==> flow/design.v <==
module FE_STAGE(
  input clk,
  input reset,
  input [1-1:0] from_DE_to_FE,
  input [(1 + 1 + 1 + 32 + 32 )-1:0] from_AGEX_to_FE,   
  input [4-1:0] from_MEM_to_FE,   
  input [4-1:0] from_WB_to_FE, 
  output [16-2-1:0] imem_addr,
  input  [32-1:0] imem_data,
  output[(32+32+32+4)-1:0] FE_latch_out
);
  reg [(32+32+32+4)-1:0] FE_latch;   
  reg [32-1:0] PC_FE_latch;  
  wire [32-1:0] inst_FE;   
  wire [32-1:0] pcplus_FE;   
  wire stall_pipe;  
  wire [(32+32+32+4)-1:0] FE_latch_contents; 
  wire from_AGEX_is_br;
  wire from_AGEX_is_jmp;
  wire from_AGEX_br_cond;
  wire [32-1:0] from_AGEX_br_target;
  wire [32-1:0] from_AGEX_jmp_target;
  reg after_branch;  
  wire busy_stall;
  assign imem_addr = PC_FE_latch[16-1:2];
  assign inst_FE = imem_data;
  assign FE_latch_out = FE_latch;
  assign pcplus_FE = PC_FE_latch + 32'd4;
  assign FE_latch_contents = { 
                                inst_FE,
                                PC_FE_latch, 
                                pcplus_FE,
                                4'b1111  
                                };
   assign  {
                              from_AGEX_is_br,
                              from_AGEX_is_jmp,
                              from_AGEX_br_cond,
                              from_AGEX_br_target,
                              from_AGEX_jmp_target
                              } = from_AGEX_to_FE; 
   assign {
            busy_stall
            } = from_DE_to_FE;
  assign stall_pipe = after_branch;
  always @ (posedge clk or posedge reset) begin
    if(reset) begin
      PC_FE_latch <= 32'h100;
      after_branch <= 0;
      end
    else if(!stall_pipe) begin
            if (((inst_FE[31:28] == 4'b0010) || (inst_FE[31:28] == 4'b0011)) && !busy_stall)  
                after_branch <= 1;
            if (!busy_stall)
                PC_FE_latch <= pcplus_FE;  
            else
                PC_FE_latch <= PC_FE_latch;  
         end
    else if ((from_AGEX_is_br || from_AGEX_is_jmp)) begin
        if (from_AGEX_is_jmp) begin
            PC_FE_latch <= from_AGEX_jmp_target;
            after_branch <= 0; 
        end   
        else if (from_AGEX_br_cond) begin
            PC_FE_latch <= from_AGEX_br_target;
            after_branch <= 0;  
            end
        else
            PC_FE_latch <= PC_FE_latch;
            if (inst_FE[31:28] == 4'b0010)
                after_branch <= 1;
            else
                after_branch <= 0;  
        end
      else
        PC_FE_latch <= PC_FE_latch;
  end
  always @ (posedge clk or posedge reset) begin
    if(reset) 
        begin 
        FE_latch <= {(32+32+32+4){1'b0}}; 
        end 
     else    
        begin
            if (stall_pipe && !busy_stall && !(inst_FE[31:28] == 4'b0010))
                FE_latch <= {(32+32+32+4){1'b0}};  
            else if (!busy_stall)
                FE_latch <= FE_latch_contents; 
        end  
  end
endmodule
module DE_STAGE(
  input clk,
  input reset,
  input [(32+32+32+4)-1:0] from_FE_latch,
  input [(1 + 1 + 1 + 32 + 32 )-1:0] from_AGEX_to_DE,  
  input [4-1:0] from_MEM_to_DE,     
  input [(1 + 1 + 4 + 32 + 32)-1:0] from_WB_to_DE,  
  output [1-1:0] from_DE_to_FE,   
  output[(32+32+32+6+8+32+32+32 + 1 + 1 + 1 + 1 + 1+ 4 + 8 + 4)-1:0] DE_latch_out
);
  reg [(32+32+32+6+8+32+32+32 + 1 + 1 + 1 + 1 + 1+ 4 + 8 + 4)-1:0] DE_latch;
  reg [32-1:0] regs [(1 << 4)-1:0];
  reg [32-1:0] bb_table;  
  wire [32-1:0] inst_DE; 
  wire [32-1:0] inst_logic;
  wire clear_bubble_reg;
  wire [32-1:0] PC_DE;
  wire [32-1:0] pcplus_DE; 
  wire [6-1:0] op1_DE;
  wire [8-1:0] op2_DE;
  wire [16-1:0] imm_DE;
  wire [4-1:0] rd_DE;
  wire [4-1:0] rs_DE;
  wire [4-1:0] rt_DE;
  wire signed [32-1:0] regval1_DE;
  wire signed [32-1:0] regval2_DE;
  wire signed [32-1:0] sxt_imm_DE;
  wire is_br_DE;
  wire is_jmp_DE;
  wire writes_rt;
  wire rd_mem_DE;
  wire wr_mem_DE;
  wire wr_reg_DE;
  wire [4-1:0] wregno_DE;
  reg [32-1:0] prev_inst;
  reg should_bubble;
  wire busy_stall;
  reg [4-1:0] prev_write;
  reg prev_wr_reg_DE;
  wire[(32+32+32+6+8+32+32+32 + 1 + 1 + 1 + 1 + 1+ 4 + 8 + 4)-1:0] DE_latch_contents; 
  wire[4-1:0] bus_canary_DE; 
  wire from_WB_write;
  wire from_WB_readmem;
  wire [4-1:0] from_WB_regno;
  wire [32-1:0] from_WB_memval;
  wire [32-1:0] from_WB_aluval;
  wire from_AGEX_is_br;
  wire from_AGEX_is_jmp;
  wire from_AGEX_br_cond;
  wire [32-1:0] from_AGEX_br_target;
  wire [32-1:0] from_AGEX_jmp_target;
  assign op1_DE = inst_DE[31:26];   
  assign op2_DE = inst_DE[25:18];
  assign imm_DE = inst_DE[23:8];
  assign rd_DE = inst_DE[11:8];
  assign rs_DE = inst_DE[7:4];
  assign rt_DE = inst_DE[3:0];
  assign regval1_DE = regs[rs_DE];
  assign regval2_DE = regs[rt_DE];
  assign writes_rt = ((op1_DE == 6'b010010) || (inst_DE[31] == 1'b1) || (is_jmp_DE));
  assign is_br_DE = (inst_DE[31:28] == 4'b0010);
  assign is_jmp_DE = (inst_DE[31:28] == 4'b0011);
  assign rd_mem_DE = (op1_DE == 6'b010010);  
  assign wr_reg_DE = (writes_rt || (op1_DE == 6'b000000));
  assign wr_mem_DE = (op1_DE == 6'b011010);  
  assign wregno_DE = (writes_rt) ? rt_DE : rd_DE;
  assign DE_latch_out = DE_latch; 
  SXT mysxt (.IN(imm_DE), .OUT(sxt_imm_DE));
  assign {
            inst_DE,
            PC_DE, 
            pcplus_DE,
            bus_canary_DE 
            }  = from_FE_latch;   
  assign {
    from_WB_write,  
    from_WB_readmem,  
    from_WB_regno,  
    from_WB_memval,  
    from_WB_aluval   
  } = from_WB_to_DE;
  assign {
    from_AGEX_is_br,
    from_AGEX_is_jmp,
    from_AGEX_br_cond,
    from_AGEX_br_target,
    from_AGEX_jmp_target
  } = from_AGEX_to_DE;
  assign from_DE_to_FE = {busy_stall};
  wire busy_rs;
  wire busy_rt;
  assign busy_rs = bb_table[rs_DE];
  assign busy_rt = bb_table[rt_DE];
  assign busy_stall = 0;  
    assign DE_latch_contents = {
                                  inst_DE,                         
                                  PC_DE,
                                  pcplus_DE,
                                  op1_DE,
                                  op2_DE,
                                  regval1_DE,
                                  regval2_DE,
                                  sxt_imm_DE,
                                  is_br_DE,
                                  is_jmp_DE,
                                  rd_mem_DE,
                                  wr_mem_DE,
                                  wr_reg_DE,
                                  wregno_DE,
                                  rs_DE,
                                  rt_DE,
                                   bus_canary_DE 
                                  }; 
  always @ (negedge clk or posedge reset) begin
    if(reset) begin
	  	regs[0] <= {32{1'b0}};
	  	regs[1] <= {32{1'b0}};
	   	regs[2] <= {32{1'b0}};
		  regs[3] <= {32{1'b0}};
	  	regs[4] <= {32{1'b0}};
		  regs[5] <= {32{1'b0}};
		  regs[6] <= {32{1'b0}};
		  regs[7] <= {32{1'b0}};
		  regs[8] <= {32{1'b0}};
		  regs[9] <= {32{1'b0}};
		  regs[10] <= {32{1'b0}};
		  regs[11] <= {32{1'b0}};
		  regs[12] <= {32{1'b0}};
		  regs[13] <= {32{1'b0}};
		  regs[14] <= {32{1'b0}};
		  regs[15] <= {32{1'b0}}; 
		  bb_table <= 0;
     end else begin
        if (from_WB_write) begin
            regs[from_WB_regno] <= (from_WB_readmem) ? from_WB_memval : from_WB_aluval;
            bb_table[from_WB_regno] <= 0;  
        end
        if (prev_wr_reg_DE)
            bb_table[prev_write] <= 1;   
     end
  end
  always @ (posedge clk or posedge reset) begin
    if(reset) begin
      DE_latch <= {(32+32+32+6+8+32+32+32 + 1 + 1 + 1 + 1 + 1+ 4 + 8 + 4){1'b0}};
      should_bubble <= 0;
      prev_write <= 0;
      prev_wr_reg_DE <= 0;
      end
     else begin
     if (busy_stall || should_bubble)
        DE_latch <= {(32+32+32+6+8+32+32+32 + 1 + 1 + 1 + 1 + 1+ 4 + 8 + 4){1'b0}};
     else
        DE_latch <= DE_latch_contents;
      if (!busy_stall) begin
        prev_wr_reg_DE <= wr_reg_DE;
        if (wr_reg_DE)                                        
            prev_write <= wregno_DE;
        end
      else begin
        prev_wr_reg_DE <= 0;
        prev_write <= 0;
        end
      if ((!should_bubble) && (!busy_stall))       
        should_bubble <= (is_br_DE || is_jmp_DE);
      else if ((from_AGEX_is_br || from_AGEX_is_jmp))
        should_bubble <= 0;
     end
  end
endmodule
module SXT(IN, OUT);
  parameter IBITS = 16;
  parameter OBITS = 32;
  input  [IBITS-1:0] IN;
  output [OBITS-1:0] OUT;
  assign OUT = {{(OBITS-IBITS){IN[IBITS-1]}}, IN};
endmodule
module AGEX_STAGE(
  input clk,
  input reset,
  input [4 + 1 + 32-1:0] from_MEM_to_AGEX,    
  input [4 + 1 + 32-1:0] from_WB_to_AGEX,   
  input [(32+32+32+6+8+32+32+32 + 1 + 1 + 1 + 1 + 1+ 4 + 8 + 4)-1:0] from_DE_latch,
  output[(32+32+32 + 32 + 1 + 1 + 1 + 4 + 4)-1:0] AGEX_latch_out,
  output[(1 + 1 + 1 + 32 + 32 )-1:0] from_AGEX_to_FE,
  output[(1 + 1 + 1 + 32 + 32 )-1:0] from_AGEX_to_DE
);
  reg [(32+32+32 + 32 + 1 + 1 + 1 + 4 + 4)-1:0] AGEX_latch; 
  assign AGEX_latch_out = AGEX_latch;
  wire[(32+32+32 + 32 + 1 + 1 + 1 + 4 + 4)-1:0] AGEX_latch_contents; 
  wire [32-1:0]inst_AGEX; 
  wire [32-1:0]PC_AGEX;
  wire [32-1:0]pcplus_AGEX; 
  wire [6-1:0] op1_AGEX;
  wire [8-1:0] op2_AGEX;
  wire [16-1:0] imm_AGEX;
  wire signed [32-1:0] regval1_AGEX;
  wire signed [32-1:0] regval2_AGEX;
  wire signed [32-1:0] sxt_imm_AGEX;
  wire signed [32-1:0] raw1;
  wire signed [32-1:0] raw2;
  wire forward_check1EX;
  wire forward_check2EX;
  wire forward_check1MEM;
  wire forward_check2MEM;
  wire [3:0] ex_dest;
  wire ex_write;
  wire [32-1:0] alu_forward; 
  wire [3:0] memwb_dest;
  wire memwb_write;
  wire [32-1:0] wb_forward;
  wire is_br_AGEX;
  wire is_jmp_AGEX;
  wire rd_mem_AGEX;
  wire wr_mem_AGEX;
  wire wr_reg_AGEX;
  wire [4-1:0] wregno_AGEX;
  reg br_cond_AGEX;
  reg [32-1:0] aluout_AGEX; 
  wire[32-1:0] pctarget_AGEX;
  wire[32-1:0] pctarget_AGEX_JMP; 
  wire[3:0] incoming_reg1;
  wire[3:0] incoming_reg2;
  wire[4-1:0] bus_canary_AGEX; 
  always @ (op1_AGEX or regval1_AGEX or regval2_AGEX) begin
    case (op1_AGEX)
      6'b001000 : br_cond_AGEX = (regval1_AGEX == regval2_AGEX);
      6'b001001 : br_cond_AGEX = (regval1_AGEX < regval2_AGEX);
      6'b001010 : br_cond_AGEX = (regval1_AGEX <= regval2_AGEX);
      6'b001011 : br_cond_AGEX = (regval1_AGEX != regval2_AGEX);
      default : br_cond_AGEX = 1'b0;
    endcase
  end
  always @ (op1_AGEX or op2_AGEX or regval1_AGEX or regval2_AGEX or sxt_imm_AGEX) begin
    if(op1_AGEX == 6'b000000)
      case (op2_AGEX)
			8'b00001000	 : aluout_AGEX = {31'b0, regval1_AGEX == regval2_AGEX};
			8'b00001001	 : aluout_AGEX = {31'b0, regval1_AGEX < regval2_AGEX};
		    8'b00001010  : aluout_AGEX = {31'b0, regval1_AGEX <= regval2_AGEX};
		    8'b00001011  : aluout_AGEX = {31'b0, regval1_AGEX != regval2_AGEX};
		    8'b00100000  : aluout_AGEX = (regval1_AGEX + regval2_AGEX);
		    8'b00100100  : aluout_AGEX = (regval1_AGEX & regval2_AGEX);
		    8'b00100101  : aluout_AGEX = (regval1_AGEX | regval2_AGEX);
		    8'b00100110  : aluout_AGEX = (regval1_AGEX ^ regval2_AGEX);
		    8'b00101000  : aluout_AGEX = (regval1_AGEX - regval2_AGEX);
		    8'b00101100  : aluout_AGEX = (~(regval1_AGEX & regval2_AGEX));
		    8'b00101101  : aluout_AGEX = (~(regval1_AGEX | regval2_AGEX));
		    8'b00101110  : aluout_AGEX = (~(regval1_AGEX ^ regval2_AGEX));
		    8'b00110000  : aluout_AGEX = (regval1_AGEX >> regval2_AGEX);
		    8'b00110001  : aluout_AGEX = (regval1_AGEX << regval2_AGEX);
			default	 : aluout_AGEX = {32{1'b0}};
		endcase
	 else if(op1_AGEX == 6'b010010 || op1_AGEX == 6'b011010 || op1_AGEX == 6'b100000)
		aluout_AGEX = regval1_AGEX + sxt_imm_AGEX;
	 else if(op1_AGEX == 6'b100100)
		aluout_AGEX = regval1_AGEX & sxt_imm_AGEX;
	 else if(op1_AGEX == 6'b100101)
		aluout_AGEX = regval1_AGEX | sxt_imm_AGEX;
	 else if(op1_AGEX == 6'b100110)
		aluout_AGEX = regval1_AGEX ^ sxt_imm_AGEX;
     else if(op1_AGEX == 6'b001100)
        aluout_AGEX = PC_AGEX + 4;  
	 else
		aluout_AGEX = {32{1'b0}};
	 end
    assign pctarget_AGEX = PC_AGEX + 4 + 4 * sxt_imm_AGEX;
    assign pctarget_AGEX_JMP = regval1_AGEX + 4 * sxt_imm_AGEX;
    assign {
      ex_dest,
      ex_write,
      alu_forward
    } = from_MEM_to_AGEX;
    assign {
      memwb_dest,
      memwb_write,
      wb_forward
    } = from_WB_to_AGEX;
    wire[4-1:0] in_destex;
    wire[4-1:0] raw_destex;
    assign in_destex = raw_destex;
    wire forward_checkDESTEX;
    assign forward_check1EX = ((incoming_reg1 == ex_dest) & ex_write);
    assign forward_check2EX = ((incoming_reg2 == ex_dest) & ex_write);
    assign forward_checkDESTEX = (((in_destex == ex_dest) & ex_write) & (op1_AGEX == 6'b010010 || op1_AGEX == 6'b011010 || op1_AGEX == 6'b100000));
    assign forward_check1MEM = (memwb_write & (memwb_dest == incoming_reg1) & (~(ex_dest == incoming_reg1) || (ex_write == 0)));
    assign forward_check2MEM = (memwb_write & (memwb_dest == incoming_reg2) & (~(ex_dest == incoming_reg2) || (ex_write == 0)));
    assign forward_checkDESTMEM = ((memwb_write & (memwb_dest == in_destex) & (~(ex_dest == in_destex) || (ex_write == 0))) & (op1_AGEX == 6'b010010 || op1_AGEX == 6'b011010 || op1_AGEX == 6'b100000));
    assign regval1_AGEX = forward_check1EX ? alu_forward : (forward_check1MEM ? wb_forward : raw1);
    assign regval2_AGEX = forward_check2EX ? alu_forward : (forward_check2MEM ? wb_forward : raw2);
    assign wregno_AGEX = in_destex;
    assign  {
                                  inst_AGEX,
                                  PC_AGEX,
                                  pcplus_AGEX,
                                  op1_AGEX,
                                  op2_AGEX,
                                  raw1,
                                  raw2,
                                  sxt_imm_AGEX,                                
                                  is_br_AGEX,
                                  is_jmp_AGEX,
                                  rd_mem_AGEX,
                                  wr_mem_AGEX,
                                  wr_reg_AGEX,
                                  raw_destex,
                                  incoming_reg1,
                                  incoming_reg2,
                                  bus_canary_AGEX
                                  } = from_DE_latch; 
  assign AGEX_latch_contents = {
                                inst_AGEX,
                                PC_AGEX,
                                aluout_AGEX,
                                regval2_AGEX,
                                rd_mem_AGEX,
                                wr_mem_AGEX,
                                wr_reg_AGEX,
                                wregno_AGEX,
                                bus_canary_AGEX     
                                 }; 
  assign from_AGEX_to_FE = {
                                is_br_AGEX,  
                                is_jmp_AGEX,  
                                br_cond_AGEX,  
                                pctarget_AGEX,  
                                pctarget_AGEX_JMP  
                                 }; 
  assign from_AGEX_to_DE = {
                                is_br_AGEX,  
                                is_jmp_AGEX,  
                                br_cond_AGEX,  
                                pctarget_AGEX,  
                                pctarget_AGEX_JMP  
                                 };
  always @ (posedge clk or posedge reset) begin
    if(reset) begin
      AGEX_latch <= {(32+32+32 + 32 + 1 + 1 + 1 + 4 + 4){1'b0}};
        end 
    else 
        begin
            AGEX_latch <= AGEX_latch_contents ;
        end 
  end
endmodule
module MEM_STAGE(
  input clk,
  input reset,
  input  [3:0] KEY,
  output [16-2-1:0] dmem_addr,
  output [32-1:0] dmem_wdata,
  output dmem_we,
  output dmem_re,
  input  [32-1:0] dmem_rdata,
  input [4-1:0] from_WB_to_MEM,  
  input [(32+32+32 + 32 + 1 + 1 + 1 + 4 + 4)-1:0] from_AGEX_latch, 
  output[(32+32+32 +32 + 32 + 1 + 1 + 4 + 1 + 32 + 32 + 4)-1:0] MEM_latch_out,
  output[4-1:0] from_MEM_to_FE,
  output[4-1:0] from_MEM_to_DE,
  output[4 + 1 + 32-1:0] from_MEM_to_AGEX
);
  reg [(32+32+32 +32 + 32 + 1 + 1 + 4 + 1 + 32 + 32 + 4)-1:0] MEM_latch; 
  wire[(32+32+32 +32 + 32 + 1 + 1 + 4 + 1 + 32 + 32 + 4)-1:0] MEM_latch_contents; 
  wire [32-1:0] rd_val_MEM; 
  wire [32-1:0] memaddr_MEM; 
  wire [32-1:0] inst_MEM; 
  wire [32-1:0] PC_MEM;
  wire [32-1:0] aluout_MEM; 
  wire [32-1:0] regval2_MEM;
  wire rd_mem_MEM;
  wire wr_mem_MEM;
  wire wr_reg_MEM;
  wire [4-1:0] wregno_MEM;
  wire [32-1:0 ] regval_MEM;  
   wire [4-1:0] bus_canary_MEM;
  assign rd_val_MEM = (memaddr_MEM == 32'hFFFFF080) ? {{(32-4){1'b0}}, ~KEY} :
  								dmem_rdata;
  assign dmem_addr = memaddr_MEM[16-1:2];
  assign dmem_wdata = regval2_MEM;
  assign dmem_we = wr_mem_MEM;
  assign dmem_re = rd_mem_MEM;
   assign MEM_latch_out = MEM_latch; 
   assign memaddr_MEM = aluout_MEM;
   assign regval_MEM = 0;
   assign {
                                inst_MEM,
                                PC_MEM,
                                aluout_MEM,
                                regval2_MEM,
                                rd_mem_MEM,
                                wr_mem_MEM,
                                wr_reg_MEM,
                                wregno_MEM,
                                 bus_canary_MEM
                                 } = from_AGEX_latch;  
   assign MEM_latch_contents = {
                                inst_MEM,
                                PC_MEM,
                                memaddr_MEM,
                                regval_MEM,
                                regval2_MEM, 
                                wr_mem_MEM,
                                wr_reg_MEM,
                                wregno_MEM,
                                rd_mem_MEM,  
                                rd_val_MEM,  
                                aluout_MEM,  
                              bus_canary_MEM                   
   };
   assign from_MEM_to_AGEX = {
                                wregno_MEM,
                                wr_reg_MEM,
                                aluout_MEM
   };
  always @ (posedge clk or posedge reset) begin
    if(reset) begin
        MEM_latch <= {(32+32+32 +32 + 32 + 1 + 1 + 4 + 1 + 32 + 32 + 4){1'b0}}; 
    end
    else 
     begin 
        MEM_latch <= MEM_latch_contents;
     end 
  end
endmodule
module WB_STAGE(
  input clk,
  input reset,  
  input [(32+32+32 +32 + 32 + 1 + 1 + 4 + 1 + 32 + 32 + 4)-1:0] from_MEM_latch,
  output[4-1:0] from_WB_to_FE,
  output[(1 + 1 + 4 + 32 + 32)-1:0] from_WB_to_DE,  
  output[4 + 1 + 32-1:0] from_WB_to_AGEX,
  output[4-1:0] from_WB_to_MEM,
  output [6:0] HEX0,
  output [6:0] HEX1, 
  output [9:0] LEDR 
);
  wire [32-1:0]inst_WB; 
  wire [32-1:0]PC_WB;
  wire [32-1:0] memaddr_WB; 
  wire [32-1:0] regval_WB; 
  wire [32-1:0] regval2_WB;
  wire wr_mem_WB;
  wire wr_reg_WB;
  wire [4-1:0] wregno_WB;
  wire [4-1:0] bus_canary_WB;
  reg [23:0] HEX_out; 
  reg [9:0] LEDR_out; 
  wire rd_mem_WB;
  wire [32-1:0] rd_val_WB;
  wire [32-1:0] aluout_WB;
 always @ (posedge clk or posedge reset) begin
    if(reset)
	   HEX_out <= 24'hFEDEAD;
	 else if(wr_mem_WB && (memaddr_WB == 32'hFFFFF000))
      HEX_out <= regval2_WB[24-1:0];
  end
  assign HEX0 = HEX_out[3:0];  
  assign HEX1 = HEX_out[7:4];
   assign {
                                inst_WB,                        
                                PC_WB,
                                memaddr_WB,
                                regval_WB,
                                regval2_WB,
                                wr_mem_WB,
                                wr_reg_WB,
                                wregno_WB,
                                rd_mem_WB,
                                rd_val_WB, 
                                aluout_WB, 
                                 bus_canary_WB 
                                 } = from_MEM_latch; 
   assign from_WB_to_DE = {
                                wr_reg_WB,  
                                rd_mem_WB,  
                                wregno_WB,  
                                rd_val_WB,  
                                aluout_WB   
   };
   assign from_WB_to_AGEX = {
                                wregno_WB,
                                wr_reg_WB,
                                aluout_WB
   };
   always @ (posedge clk or posedge reset) begin
    if(reset)
	   LEDR_out <= 0;
	 else if(wr_mem_WB && (memaddr_WB == 32'hFFFFF020))
      LEDR_out <= regval2_WB[10-1:0];
  end
  assign LEDR = LEDR_out;
endmodule 
module project3_frame(
  input        CLOCK_50,
  input        RESET_N,
  input  [3:0] KEY,
  output [6:0] HEX0,
  output [6:0] HEX1,
  output [9:0] LEDR,
  output [16-2-1:0] imem_addr,
  input  [32-1:0] imem_data,
  output [16-2-1:0] dmem_addr,
  output [32-1:0] dmem_wdata,
  output dmem_we,
  output dmem_re,
  input  [32-1:0] dmem_rdata
);
 wire clk;
 wire reset; 
  assign clk = CLOCK_50;
  assign reset = !RESET_N;
  wire [(32+32+32+4)-1:0] FE_latch_out; 
  wire [(32+32+32+6+8+32+32+32 + 1 + 1 + 1 + 1 + 1+ 4 + 8 + 4)-1:0] DE_latch_out; 
  wire [(32+32+32 + 32 + 1 + 1 + 1 + 4 + 4)-1:0] AGEX_latch_out; 
  wire [(32+32+32 +32 + 32 + 1 + 1 + 4 + 1 + 32 + 32 + 4)-1:0] MEM_latch_out;
  wire [1-1:0] from_DE_to_FE;
  wire [(1 + 1 + 1 + 32 + 32 )-1:0] from_AGEX_to_FE;
  wire [4-1:0] from_MEM_to_FE;
  wire [4-1:0] from_WB_to_FE;
  wire [(1 + 1 + 1 + 32 + 32 )-1:0] from_AGEX_to_DE;
  wire [4-1:0] from_MEM_to_DE;
  wire [(1 + 1 + 4 + 32 + 32)-1:0] from_WB_to_DE;
  wire [4 + 1 + 32-1:0] from_MEM_to_AGEX;
  wire [4 + 1 + 32-1:0] from_WB_to_AGEX;
  wire [4-1:0] from_WB_to_MEM;
FE_STAGE my_FE_stage(
    .clk(clk), 
    .reset(reset), 
    .from_DE_to_FE(from_DE_to_FE),
    .from_AGEX_to_FE(from_AGEX_to_FE),
    .from_MEM_to_FE(from_MEM_to_FE),
    .from_WB_to_FE(from_WB_to_FE),
    .imem_addr(imem_addr),
    .imem_data(imem_data),
    .FE_latch_out(FE_latch_out)); 
DE_STAGE my_DE_stage(
  .clk(clk),
  .reset(reset),
  .from_FE_latch(FE_latch_out),
  .from_AGEX_to_DE(from_AGEX_to_DE),  
  .from_MEM_to_DE(from_MEM_to_DE),     
  .from_WB_to_DE(from_WB_to_DE), 
  .from_DE_to_FE(from_DE_to_FE),   
  .DE_latch_out(DE_latch_out)
);
AGEX_STAGE my_AGEX_stage(
  .clk(clk),
  .reset(reset),
  .from_MEM_to_AGEX(from_MEM_to_AGEX),    
  .from_WB_to_AGEX(from_WB_to_AGEX),   
  .from_DE_latch(DE_latch_out),
  .AGEX_latch_out(AGEX_latch_out),
  .from_AGEX_to_FE(from_AGEX_to_FE),
  .from_AGEX_to_DE(from_AGEX_to_DE)
);
MEM_STAGE my_MEM_stage(
  .clk(clk),
  .reset(reset),
  .KEY(KEY),
  .dmem_addr(dmem_addr),
  .dmem_wdata(dmem_wdata),
  .dmem_we(dmem_we),
  .dmem_re(dmem_re),
  .dmem_rdata(dmem_rdata),
  .from_WB_to_MEM(from_WB_to_MEM),  
  .from_AGEX_latch(AGEX_latch_out), 
  .MEM_latch_out(MEM_latch_out),
  .from_MEM_to_FE(from_MEM_to_FE),
  .from_MEM_to_DE(from_MEM_to_DE),
  .from_MEM_to_AGEX(from_MEM_to_AGEX)
);     
WB_STAGE my_WB_stage(
  .clk(clk),
  .reset(reset),  
  .from_MEM_latch(MEM_latch_out),
  .from_WB_to_FE(from_WB_to_FE),
  .from_WB_to_DE(from_WB_to_DE),  
  .from_WB_to_AGEX(from_WB_to_AGEX),
  .from_WB_to_MEM(from_WB_to_MEM),
  .HEX0(HEX0),
  .HEX1(HEX1), 
  .LEDR(LEDR) 
);
endmodule
* Step by step through the tools: project3_frame
Tool output for the design above, in the order of the flow. Lines are those of the file above, counted from 1. Operators carry their Yosys type and port widths (W data, S select, Z words). Cell names lack the library's common part. The mark n/a stands for no value.
Inputs: design top project3_frame, clock CLOCK_50, standard-cell library sky130hd, library corner tt_025C_1v80

* After elaboration
Yosys after proc, flatten, opt, wreduce and memory -nomap, before mapping. Print and check cells are not counted.
Bit counts: cells after elaboration 209, output and inout port bits 86, bits of input ports 70, flip-flop bits (word level) 1073
Operators by class: shift operators 2, add/subtract/negate cells 7, reduce/logical cells 36, bitwise gates (word level) 19, $lt $le $gt $ge 2, eq/ne operators 89, mux-type cells 29
Operators with widths (number):
- $pmux W32 S16 | 2
- $mux W32 | 16
- $pmux W32 S14 | 1
- $mux W195 | 1
- $add A32 B32 Y32 | 4
- $mux W100 | 1
- $eq A32 B32 Y1 const B | 3
- $not A32 Y32 | 3
- $eq A4 B4 Y1 const B | 24
- $eq A8 B6 Y1 const B | 10
- $add A32 B3 Y32 const B | 2
- $and A32 B32 Y32 | 2
- $or A32 B32 Y32 | 2
- $xor A32 B32 Y32 | 2
- $eq A4 B3 Y1 const B | 12
- $eq A4 B2 Y1 const B | 10
- $reduce_and A2 Y1 | 17
- $sub A32 B32 Y32 | 1
- $le A32 B32 Y1 | 1
- $lt A32 B32 Y1 | 1
- $eq A32 B32 Y1 | 1
- $ne A32 B32 Y1 | 1
- $shl A32 B32 Y32 | 1
- $shr A32 B32 Y32 | 1
- $eq A8 B4 Y1 const B | 4
- $eq A6 B4 Y1 const B | 5
- $eq A4 B4 Y1 | 6
- $eq A6 B5 Y1 const B | 4
Not listed: further kinds 15, cells in them 46.

* Logic depth
Depth = most cells in a row (Yosys ltp): at word level without a register or memory, in the mapped netlist without a sequential cell, where the memories' decode and read muxes count.
Logic depth: depth in word-level cells 12, ABC_AREA 0, mapped depth 24, gate-level depth less buffers 19

* After synthesis
Source: synth_stat.txt of the flow (Yosys; design flattened, memories mapped). It holds for the ABC_AREA given above (unset counts as 0); a run with the other value may have another netlist.
Mapped netlist: buffer cells 542, area of sequential cells 0.0229545 sq mm, flip-flops 917, cells in the netlist 6277, chip area (Yosys) 0.0550616 sq mm
Cells by type:
- dfrtn_1 | number 512, total area 1.28E+04 sq um
- dfrtp_1 | number 399, total area 9.98E+03 sq um
- a21oi_1 | number 621, total area 3.11E+03 sq um
- a22oi_1 | number 365, total area 2.74E+03 sq um
- nor2_1 | number 718, total area 2.7E+03 sq um
- ha_1 | number 206, total area 2.58E+03 sq um
- mux2i_1 | number 242, total area 2.42E+03 sq um
- o21ai_0 | number 388, total area 1.94E+03 sq um
- nand2_1 | number 449, total area 1.69E+03 sq um
- clkbuf_1 | number 396, total area 1.49E+03 sq um
- xnor2_1 | number 149, total area 1.31E+03 sq um
- nand4_1 | number 159, total area 994.704 sq um
- nor3_1 | number 167, total area 835.802 sq um
- and2_1 | number 107, total area 669.392 sq um
- a221oi_1 | number 76, total area 665.638 sq um
- xor2_1 | number 74, total area 648.122 sq um
- nand3_1 | number 118, total area 590.566 sq um
- inv_1 | number 142, total area 533.011 sq um
Other cell types: 70; their cells: 989. By module: a second synthesis without flattening, with its own total; a netlist apart from the flattened one above.
Second synthesis, totals: cells (unflattened synthesis) 7566, area (unflattened synthesis) 0.0689098 sq mm
Rows give one instance, submodules left out.
Modules:
- DE_STAGE | area 0.0331343 sq mm, cells 3440, seq. area 0.0179672 sq mm, times used 1
- AGEX_STAGE | area 0.0218259 sq mm, cells 2949, seq. area 0.0034783 sq mm, times used 1
- FE_STAGE | area 0.0061784 sq mm, cells 593, seq. area 0.0032043 sq mm, times used 1
- MEM_STAGE | area 0.0058043 sq mm, cells 380, seq. area 0.0042791 sq mm, times used 1
- WB_STAGE | area 0.0017229 sq mm, cells 171, seq. area 0.0004567 sq mm, times used 1
- SXT | area 0.0002402 sq mm, cells 32, seq. area 0 sq mm, times used 1
- project3_frame | area 0.0000038 sq mm, cells 1, seq. area 0 sq mm, times used 1

==> results <==
Module project3_frame, platform sky130hd: 2 stored runs of the flow (Yosys, OpenROAD) with differing settings, in no particular order. Input and output delays are each 20% of the period that was set; the output load is 0.01 pF.
"total design power" rests on the timing tool's default activity at the inputs, not on a simulated workload.

[job 1] flow files
==> flow/run.sh <==
#!/bin/bash
# the make line also repeats the synthesis and layout settings of config.mk as NAME=value (left out here)
make -C /OpenROAD-flow-scripts/flow DESIGN_CONFIG=/design/flow/config.mk WORK_HOME=/design/flow/orfs CLKGATE_MAP_FILE= finish
==> flow/config.mk <==
export PLATFORM = sky130hd
export DESIGN_NAME = project3_frame
export DESIGN_NICKNAME = project3_frame
export VERILOG_FILES = /design/flow/design.v
export SDC_FILE = /design/flow/constraint.sdc
export NUM_CORES = 4
export LEC_CHECK = 0
export CAP_MARGIN = 20
export CELL_PAD_IN_SITES_GLOBAL_PLACEMENT = 3
export CORE_MARGIN = 2
export CORE_UTILIZATION = 18
export CTS_CLUSTER_SIZE = 44
export GPL_ROUTABILITY_DRIVEN = 0
export GPL_TIMING_DRIVEN = 1
export PLACE_DENSITY_LB_ADDON = 0.24
export SLEW_MARGIN = 0
==> flow/constraint.sdc <==
create_clock -name core_clock -period 8.24 [get_ports {CLOCK_50}]
set_input_delay 1.6480 -clock core_clock [delete_from_list [all_inputs] [get_ports {CLOCK_50}]]
set_output_delay 1.6480 -clock core_clock [all_outputs]
set_load 0.01 [all_outputs]

[job 1] result: cell area after synthesis 0.0550616 sq mm; total die area 0.310338 sq mm; standard-cell area after layout 0.0663799 sq mm; post-layout utilization 21.8%; setup slack of the worst path 1260 ps; total negative slack 0 ps; lowest hold slack 334 ps; total design power 29423 µW

[job 2] flow files
==> flow/run.sh <==
#!/bin/bash
# the make line also repeats the synthesis and layout settings of config.mk as NAME=value (left out here)
make -C /OpenROAD-flow-scripts/flow DESIGN_CONFIG=/design/flow/config.mk WORK_HOME=/design/flow/orfs CLKGATE_MAP_FILE= finish
==> flow/config.mk <==
export PLATFORM = sky130hd
export DESIGN_NAME = project3_frame
export DESIGN_NICKNAME = project3_frame
export VERILOG_FILES = /design/flow/design.v
export SDC_FILE = /design/flow/constraint.sdc
export NUM_CORES = 4
export LEC_CHECK = 0
export CAP_MARGIN = 5
export CELL_PAD_IN_SITES_GLOBAL_PLACEMENT = 3
export CORE_ASPECT_RATIO = 1.2
export CORE_MARGIN = 7
export CORE_UTILIZATION = 29
export CTS_CLUSTER_DIAMETER = 370
export CTS_CLUSTER_SIZE = 68
export MIN_ROUTING_LAYER = met1
export SETUP_SLACK_MARGIN = 3.3
export SLEW_MARGIN = 30
export TNS_END_PERCENT = 75
==> flow/constraint.sdc <==
create_clock -name core_clock -period 12.1 [get_ports {CLOCK_50}]
set_input_delay 2.4200 -clock core_clock [delete_from_list [all_inputs] [get_ports {CLOCK_50}]]
set_output_delay 2.4200 -clock core_clock [all_outputs]
set_load 0.01 [all_outputs]

[job 2] result: cell area after synthesis 0.0550616 sq mm; total die area 0.202313 sq mm; standard-cell area after layout 0.0604154 sq mm; post-layout utilization 32.0%; setup slack of the worst path 3405 ps; total negative slack 0 ps; lowest hold slack 388 ps; total design power 16919 µW
